==> flow/design.v <==
`timescale 1ns / 1ps
module button_debounce (
    input clk,        
    input rst,        
    input button_in,  
    output reg button_out  
);
    parameter integer DEBOUNCE_TIME = 200; 
    reg [19:0] counter;
    reg button_state;
    always @(posedge clk or posedge rst) begin
        if (rst) begin
            counter <= 0;
            button_state <= 0;
            button_out <= 0;
        end else begin
            if (button_in != button_state) begin
                counter <= counter + 1;
                if (counter >= DEBOUNCE_TIME) begin
                    button_state <= button_in;
                    button_out <= button_in;
                    counter <= 0;
                end
            end else begin
                counter <= 0;
            end
        end
    end
endmodule
`timescale 1ns / 1ps
module operatorremainder(
    input [35:0] n,
    output reg is_multiple
);
	parameter DIVISOR = 20000;
	reg [35:0] temp;
	reg [35:0] quotient;
	reg [35:0] remainder;
	integer i;
	always @(*) begin
        temp = n;
        quotient = 0;
        remainder = 0;
        for (i = 35; i >= 0; i = i - 1) begin
            quotient = (quotient << 1) | (temp[i] ? 1'b1 : 1'b0);
            if (quotient >= DIVISOR) begin
                quotient = quotient - DIVISOR;
                remainder = (remainder << 1) | 1'b1;
            end else begin
                remainder = (remainder << 1);
            end
        end
        is_multiple = (quotient == 0);
    end
endmodule
`timescale 1ns / 1ps
module ClockTest(
	input clk,
	input rst,
	input btn,
	output reg [6:0] seg,  
	output reg [3:0] an,
	output reg buttons_pressed, 
	output reg buttons_released 
);
	wire is_divisible;  
   reg [7:0] counter;  
   reg [35:0] cnt;	 
   wire buttons_out;
	reg buttons_out_prev;
   wire [6:0] segments [15:0];  
	reg [3:0] ones;  
   reg [3:0] tens;  
	reg [3:0] s_ones;  
	reg [3:0] s_tens;  
   reg [6:0] refresh_counter;  
   reg refresh_flag;	 
   reg [7:0] clk_display;  
      assign segments[0] = 7'b1000000;   
      assign segments[1] = 7'b1111001;   
      assign segments[2] = 7'b0100100;   
      assign segments[3] = 7'b0110000;   
      assign segments[4] = 7'b0011001;   
      assign segments[5] = 7'b0010010;   
      assign segments[6] = 7'b0000010;   
      assign segments[7] = 7'b1111000;   
      assign segments[8] = 7'b0000000;   
      assign segments[9] = 7'b0010000;   
      assign segments[10] = 7'b0001000;  
      assign segments[11] = 7'b0000011;  
      assign segments[12] = 7'b1000110;  
      assign segments[13] = 7'b0100001;  
      assign segments[14] = 7'b0000110;  
      assign segments[15] = 7'b0001110;  
   button_debounce debounce (
		.clk(clk),
		.rst(rst),
		.button_in(btn),
		.button_out(buttons_out)
   );
   operatorremainder remainder (
        .n(cnt),
        .is_multiple(is_divisible)
    );
   always @ (posedge clk or posedge rst) begin
      if (rst) begin  
         cnt <= 0;
         counter <= 0;
			ones <= 0;
			tens <= 0;
			s_ones <= 0;
			s_tens <= 0;
			clk_display <= 0;
			buttons_out_prev <= 0;
			buttons_pressed <= 0;
			buttons_released <= 0;
      end else begin
			if(cnt == 1_200_000 -1) begin 
				cnt <= 0;
				ones <= 0;
				tens <= 0;
				s_ones <= 0;
				s_tens <= 0;
				clk_display <= 0;
			end else begin
			if (is_divisible) begin 
				if(clk_display == 60) begin
					s_ones <= 0;
					s_tens <= 0;
				end else begin
					clk_display <= clk_display+1;
					if(s_ones == 9) begin
						s_ones <= 0;
						s_tens <= s_tens + 1;
					end else begin
						s_ones <= s_ones + 1;
					end
				end
			end
			buttons_out_prev <= buttons_out;
			buttons_pressed <= (buttons_out & ~buttons_out_prev);	  
			buttons_released <= (~buttons_out & buttons_out_prev);  
			if (buttons_pressed) begin
				if (ones == 9) begin
					ones <= 0;
					if (tens == 9) begin
						tens <= 0;
					end else begin
						tens <= tens + 1;
					end
				end else begin
				ones <= ones + 1;
				end
			end
			cnt <= cnt + 1;
         end   
      end
   end
	always @(posedge clk or posedge rst) begin
		if (rst) begin
			refresh_counter <= 0;
			refresh_flag <= 0;
		end else begin
		refresh_counter <= refresh_counter + 1;
		if (refresh_counter == 250) begin   
			refresh_counter <= 0;
			refresh_flag <= ~refresh_flag;
		end
		end
	end
	always @(posedge clk or posedge rst) begin
		if (rst) begin
			seg <= 7'b1111111;
			an <= 4'b1111;
		end else
		case (refresh_counter[6:5])
			2'b00: begin
				seg <= segments[ones];
				an <= 4'b1110; 
			end
			2'b01: begin
				seg <= segments[tens];
				an <= 4'b1101; 
			end
				2'b10: begin
				seg <= segments[s_ones];
				an <= 4'b1011; 
			end
				2'b11: begin
				seg <= segments[s_tens];
				an <= 4'b0111; 
			end
		endcase
end
endmodule
# From RTL to reports: ClockTest

Tool output for the design above, in the order of the flow.
Lines are those of the file above, counted from 1.
Operators carry their Yosys type and port widths (W data, S select, Z words).
Library cell names are shortened.
Not given: n/a

Top module: ClockTest
Clock input: clk
Library: sky130hd
Timing corner: tt_025C_1v80

# After elaboration

Counts by Yosys on the flattened word-level netlist (proc, flatten, opt, wreduce; memories kept). Register bits leave out memories and registers merged into their read ports (data or address). Print and check cells are left out. Cells with the same type and inputs are merged into one.

Add/sub/neg operators: 44
Multiply operators: 0
Div/mod/pow operators: 0
Magnitude comparators: 37
Equality and inequality tests: 67
Shift operators: 0
Muxes and demuxes: 99
Bitwise logic cells: 39
Reduce/logical cells: 14

Operators by type and width:

| operator                 | count |
| $or A36 B1 Y36           | 35 |
| $ge A36 B15 Y1 const B   | 35 |
| $mux W35                 | 35 |
| $sub A35 B15 Y35 const B | 34 |
| $pmux W7 S16             | 4 |
| $eq A4 B4 Y1 const B     | 32 |
| $mux W36                 | 2 |
| $eq A4 B3 Y1 const B     | 16 |
| $mux W4                  | 15 |
| $mux W20                 | 2 |
| $add A36 B1 Y36 const B  | 1 |
| $sub A36 B15 Y36 const B | 1 |
| $eq A36 B21 Y1 const B   | 1 |
| $logic_not A36 Y1        | 1 |
| $mux W1                  | 36 |
| $eq A4 B2 Y1 const B     | 8 |
| $pmux W7 S4              | 1 |
| $mux W8                  | 3 |
| $add A20 B1 Y20 const B  | 1 |
| $ge A20 B8 Y1 const B    | 1 |
| $sub A1 B15 Y16 const B  | 1 |
| $add A4 B1 Y4 const B    | 4 |
| $eq A4 B1 Y1 const B     | 4 |
| $logic_not A4 Y1         | 4 |
| $pmux W4 S4              | 1 |
| $ge A1 B15 Y1 const B    | 1 |
| $reduce_and A2 Y1        | 4 |
| $add A8 B1 Y8 const B    | 1 |

Other operator kinds: 11; their cells: 16.

Flip-flop bits (word level): 102
Latch bits: 0
Bits in writable memories: 0
Bits in read-only memories: 0
Word width x clocked read ports: 0
Memories kept: 0
Output and inout port bits: 13
Word-level cells: 314

# Longest topological paths

Depth = most cells in a row (Yosys ltp): at word level without a register or memory, in the mapped netlist without a sequential cell, where the memories' decode and read muxes count.

Word-level depth: 111
ABC_AREA: 1
Gate-level depth with buffers: 208
Depth with buffers taken out: 201

# Synthesis result

Source: synth_stat.txt of the flow (Yosys; design flattened, memories mapped). It holds for the ABC_AREA given above (unset counts as 0); a run with the other value may have another netlist.

Standard cells after synthesis: 5661
Mapped area: 0.0347346 sq mm
Flip-flop cells: 102
Buffers: 102

Cell types:

| cell    | count |
| nand2_1 | 1562 |
| nand2_4 | 330 |
| nand2_2 | 445 |
| nand3_1 | 545 |
| inv_1   | 610 |
| dfrtp_1 | 91 |
| nor2_1  | 540 |
| nand4_1 | 209 |
| nor2_4  | 109 |
| nand3_4 | 68 |
| nand3_2 | 118 |
| nor2_2  | 172 |
| xor2_1  | 103 |
| inv_2   | 122 |
| ha_1    | 36 |
| nor2_8  | 20 |
| buf_12  | 19 |
| buf_6   | 32 |

Other cell types: 70; their cells: 530.

# Worst setup path after synthesis

Path of least setup slack by OpenSTA after synthesis, without wires, with an ideal clock, recovery checks aside; 20% of the period is set as input and as output delay. Where synthesis merged equal registers, the netlist keeps one of their names.

Path kind: register -> register
From: register cnt[31]
To: register clk_display[5]
Clock period: 50.0 ns
Time at the first pin: 0.000 ns
Arrival time: 19.825 ns
Data required time: 49.882 ns
Slack: 30.056 ns
Path delay: 19.943 ns
Stages: 178
Buffers on the path: 16
Synthesis period reached: 19.944 ns

"path delay" = arrival - input delay + setup time.
"stages" counts driving pins, that of a launching flip-flop among them; a cell with two outputs on the path counts twice.
"synthesis period reached" is the clock period less the worst setup slack; recovery checks do not enter. This is arithmetic on one report: input and output delays are still those of the set period (20% each).
The rows between start and end are the longest chain of elaborated cells between them; the timing report does not say that the signal goes this way. Where chains are equally long, one stands for them.
Each line given opens the expression or statement behind the cell; cells for indexed reads and writes are added by Yosys, which also makes memories of some case tables.
At most two assigning lines are given for a register; there are more.

Path through: dfrtp_1 -> nand2_2 -> nor2_2 -> nand2_2 -> nand2_4 -> ha_1 -> inv_1 -> nand2_4 -> nand2_4 -> nand3_1 -> nor2_1 -> nand3_4 -> nand3_2 -> buf_12 -> nand2_4 -> nand2_4 -> ha_1 -> nand3_1 -> [142 not listed] -> nand3_2 -> nand2_2 -> inv_2 -> nand2_2 -> nand3_2 -> buf_6 -> buf_8 -> nand2_2 -> nand2_1 -> nor2_1 -> nand2_1 -> nor2_2 -> nand3_2 -> nand2_4 -> buf_12 -> nand2_4 -> nand2_1 -> nand2_1
Cells in the longest elaborated chain: 100
Elaborated cells on any way between the ends: 136

RTL lines, path after synthesis:

| item               | line | text |
| start: declaration | 68   | `reg [35:0] cnt;` |
| start: assignment  | 107  | `cnt <= 0;` |
| start: assignment  | 155  | `cnt <= cnt + 1;` |
| $mux W1            | 45   | `quotient = (quotient << 1) \| (temp[i] ? 1'b1 : 1'b0);` |
| $or A36 B1 Y36     | 45   |  |
| $sub A35 B15 Y35   | 47   | `quotient = quotient - DIVISOR;` |
| $mux W35           | 46   | `if (quotient >= DIVISOR) begin` |
| $or A36 B1 Y36     | 45   |  |
| $ge A36 B15 Y1     | 46   |  |
| $mux W35           | 46   |  |
| [86 not listed]    | n/a  |  |
| $mux W35           | 46   |  |
| $or A36 B1 Y36     | 45   |  |
| $ge A36 B15 Y1     | 46   |  |
| $mux W36           | 46   |  |
| $logic_not A36 Y1  | 53   | `is_multiple = (quotient == 0);` |
| $mux W8            | 126  | `if (is_divisible) begin` |
| $mux W8            | 118  | `if(cnt == 1_200_000 -1) begin` |
| end: assignment    | 113  | `clk_display <= 0;` |
| end: assignment    | 131  | `clk_display <= clk_display+1;` |
| end: declaration   | 78   | `reg [7:0] clk_display;` |

# Timing after layout

Path of least setup slack in the final report of run A (OpenROAD, finished layout, wires in). Where an end is a register, its clock arrival counts in the times.

Path kind: register -> register
From: register cnt[33]
To: register clk_display[7]
Clock period: 50.0 ns
Time at the first pin: 0.39 ns
Arrival time: 32.41 ns
Data required time: 50.27 ns
Slack: 17.86 ns
Stages: 149
Buffers on the path: 1

The rows between start and end are the longest chain of elaborated cells between them; the timing report does not say that the signal goes this way. Where chains are equally long, one stands for them.
At most two assigning lines are given for a register; there are more.

Path through: dfrtp_1 -> nor2_2 -> inv_2 -> o21ai_4 -> nand2_2 -> nand2_4 -> nand2_2 -> nor2_2 -> nor2_2 -> nor2_4 -> nand3_2 -> o21ai_1 -> inv_1 -> nand3_1 -> nor2_4 -> nand2_4 -> nand3_4 -> nand2_1 -> [113 not listed] -> nor2_8 -> nand3_4 -> nand2_2 -> nand2_2 -> nor2_4 -> inv_2 -> nor2_2 -> nand3_2 -> nand2_1 -> o21ai_1 -> nor2_1 -> nand3_1 -> nor2_2 -> nand3_2 -> nand2_4 -> nand2_4 -> nand2_1 -> nand2_1
Cells in the longest elaborated chain: 106
Elaborated cells on any way between the ends: 144

RTL lines, path after layout:

| item               | line | text |
| start: declaration | 68   | `reg [35:0] cnt;` |
| start: assignment  | 107  | `cnt <= 0;` |
| start: assignment  | 155  | `cnt <= cnt + 1;` |
| $mux W1            | 45   | `quotient = (quotient << 1) \| (temp[i] ? 1'b1 : 1'b0);` |
| $or A36 B1 Y36     | 45   |  |
| $sub A35 B15 Y35   | 47   | `quotient = quotient - DIVISOR;` |
| $mux W35           | 46   | `if (quotient >= DIVISOR) begin` |
| $or A36 B1 Y36     | 45   |  |
| $ge A36 B15 Y1     | 46   |  |
| $mux W35           | 46   |  |
| [92 not listed]    | n/a  |  |
| $mux W35           | 46   |  |
| $or A36 B1 Y36     | 45   |  |
| $ge A36 B15 Y1     | 46   |  |
| $mux W36           | 46   |  |
| $logic_not A36 Y1  | 53   | `is_multiple = (quotient == 0);` |
| $mux W8            | 126  | `if (is_divisible) begin` |
| $mux W8            | 118  | `if(cnt == 1_200_000 -1) begin` |
| end: assignment    | 113  | `clk_display <= 0;` |
| end: assignment    | 131  | `clk_display <= clk_display+1;` |
| end: declaration   | 78   | `reg [7:0] clk_display;` |

Subject: ClockTest on sky130hd, stored results

Hello all,

Flow measurements of ClockTest on sky130hd: 4 stored runs with different settings, listed in no order. Input and output delays are each 20% of the period that was set; the output load is 0.01 pF.
By "reached clock period" is meant the clock period of the run minus its worst setup slack. This is arithmetic on one report: input and output delays are still those of the set period (20% each).

## Run A

==> flow/run.sh <==
#!/bin/bash
# the make line also repeats the synthesis and layout settings of config.mk as NAME=value (left out here)
make -C /OpenROAD-flow-scripts/flow DESIGN_CONFIG=/design/flow/config.mk WORK_HOME=/design/flow/orfs CLKGATE_MAP_FILE= finish
==> flow/config.mk <==
export PLATFORM = sky130hd
export DESIGN_NAME = ClockTest
export DESIGN_NICKNAME = ClockTest
export VERILOG_FILES = /design/flow/design.v
export SDC_FILE = /design/flow/constraint.sdc
export NUM_CORES = 4
export LEC_CHECK = 0
export ABC_AREA = 1
export CAP_MARGIN = 30
export CELL_PAD_IN_SITES_DETAIL_PLACEMENT = 1
export CORE_ASPECT_RATIO = 0.71
export CORE_MARGIN = 10
export CORE_UTILIZATION = 40
export CTS_CLUSTER_DIAMETER = 236
export CTS_CLUSTER_SIZE = 69
export GPL_ROUTABILITY_DRIVEN = 0
export HOLD_SLACK_MARGIN = 0.08
export MAX_ROUTING_LAYER = met4
export SETUP_SLACK_MARGIN = 5.0
export SLEW_MARGIN = 5
export TNS_END_PERCENT = 10
==> flow/constraint.sdc <==
create_clock -name core_clock -period 50.0 [get_ports {clk}]
set_input_delay 10.0000 -clock core_clock [delete_from_list [all_inputs] [get_ports {clk}]]
set_output_delay 10.0000 -clock core_clock [all_outputs]
set_load 0.01 [all_outputs]

| result of run A | value |
|---|---|
| worst setup slack after layout | 17.861 ns |
| worst-case hold slack | 0.459 ns |
| die outline area | 0.0991959 sq mm |
| standard-cell area after routing | 0.035444 sq mm |
| synthesis area | 0.0347346 sq mm |
| reached clock period | 32.139 ns |

## Run B

==> flow/run.sh <==
#!/bin/bash
# the make line also repeats the synthesis and layout settings of config.mk as NAME=value (left out here)
make -C /OpenROAD-flow-scripts/flow DESIGN_CONFIG=/design/flow/config.mk WORK_HOME=/design/flow/orfs CLKGATE_MAP_FILE= finish
==> flow/config.mk <==
export PLATFORM = sky130hd
export DESIGN_NAME = ClockTest
export DESIGN_NICKNAME = ClockTest
export VERILOG_FILES = /design/flow/design.v
export SDC_FILE = /design/flow/constraint.sdc
export NUM_CORES = 4
export LEC_CHECK = 0
export CAP_MARGIN = 20
export CELL_PAD_IN_SITES_DETAIL_PLACEMENT = 0
export CELL_PAD_IN_SITES_GLOBAL_PLACEMENT = 0
export CORE_MARGIN = 10
export CORE_UTILIZATION = 64
export CTS_CLUSTER_DIAMETER = 236
export CTS_CLUSTER_SIZE = 24
export GPL_ROUTABILITY_DRIVEN = 0
export GPL_TIMING_DRIVEN = 0
export PLACE_DENSITY_LB_ADDON = 0.11
export SLEW_MARGIN = 20
==> flow/constraint.sdc <==
create_clock -name core_clock -period 55.3 [get_ports {clk}]
set_input_delay 11.0600 -clock core_clock [delete_from_list [all_inputs] [get_ports {clk}]]
set_output_delay 11.0600 -clock core_clock [all_outputs]
set_load 0.01 [all_outputs]

| result of run B | value |
|---|---|
| worst setup slack after layout | 9.075 ns |
| worst-case hold slack | 0.476 ns |
| die outline area | 0.0561263 sq mm |
| standard-cell area after routing | 0.0314502 sq mm |
| synthesis area | 0.0301126 sq mm |
| reached clock period | 46.225 ns |

## Run C

==> flow/run.sh <==
#!/bin/bash
# the make line also repeats the synthesis and layout settings of config.mk as NAME=value (left out here)
make -C /OpenROAD-flow-scripts/flow DESIGN_CONFIG=/design/flow/config.mk WORK_HOME=/design/flow/orfs CLKGATE_MAP_FILE= finish
==> flow/config.mk <==
export PLATFORM = sky130hd
export DESIGN_NAME = ClockTest
export DESIGN_NICKNAME = ClockTest
export VERILOG_FILES = /design/flow/design.v
export SDC_FILE = /design/flow/constraint.sdc
export NUM_CORES = 4
export LEC_CHECK = 0
export CAP_MARGIN = 20
export CELL_PAD_IN_SITES_DETAIL_PLACEMENT = 0
export CELL_PAD_IN_SITES_GLOBAL_PLACEMENT = 0
export CORE_MARGIN = 2
export CORE_UTILIZATION = 64
export CTS_CLUSTER_DIAMETER = 236
export CTS_CLUSTER_SIZE = 24
export GPL_ROUTABILITY_DRIVEN = 0
export PLACE_DENSITY_LB_ADDON = 0.27
export SETUP_SLACK_MARGIN = 5.0
export SLEW_MARGIN = 20
==> flow/constraint.sdc <==
create_clock -name core_clock -period 57.8 [get_ports {clk}]
set_input_delay 11.5600 -clock core_clock [delete_from_list [all_inputs] [get_ports {clk}]]
set_output_delay 11.5600 -clock core_clock [all_outputs]
set_load 0.01 [all_outputs]

| result of run C | value |
|---|---|
| worst setup slack after layout | 14.147 ns |
| worst-case hold slack | 0.471 ns |
| die outline area | 0.0488012 sq mm |
| standard-cell area after routing | 0.030488 sq mm |
| synthesis area | 0.0301126 sq mm |
| reached clock period | 43.653 ns |

## Run D

==> flow/run.sh <==
#!/bin/bash
# the make line also repeats the synthesis and layout settings of config.mk as NAME=value (left out here)
make -C /OpenROAD-flow-scripts/flow DESIGN_CONFIG=/design/flow/config.mk WORK_HOME=/design/flow/orfs CLKGATE_MAP_FILE= finish
==> flow/config.mk <==
export PLATFORM = sky130hd
export DESIGN_NAME = ClockTest
export DESIGN_NICKNAME = ClockTest
export VERILOG_FILES = /design/flow/design.v
export SDC_FILE = /design/flow/constraint.sdc
export NUM_CORES = 4
export LEC_CHECK = 0
export CAP_MARGIN = 20
export CORE_MARGIN = 2
export CORE_UTILIZATION = 40
export SLEW_MARGIN = 20
==> flow/constraint.sdc <==
create_clock -name core_clock -period 46.0 [get_ports {clk}]
set_input_delay 9.2000 -clock core_clock [delete_from_list [all_inputs] [get_ports {clk}]]
set_output_delay 9.2000 -clock core_clock [all_outputs]
set_load 0.01 [all_outputs]

| result of run D | value |
|---|---|
| worst setup slack after layout | 2.997 ns |
| worst-case hold slack | 0.476 ns |
| die outline area | 0.0774926 sq mm |
| standard-cell area after routing | 0.0310335 sq mm |
| synthesis area | 0.0301126 sq mm |
| reached clock period | 43.003 ns |

Thanks
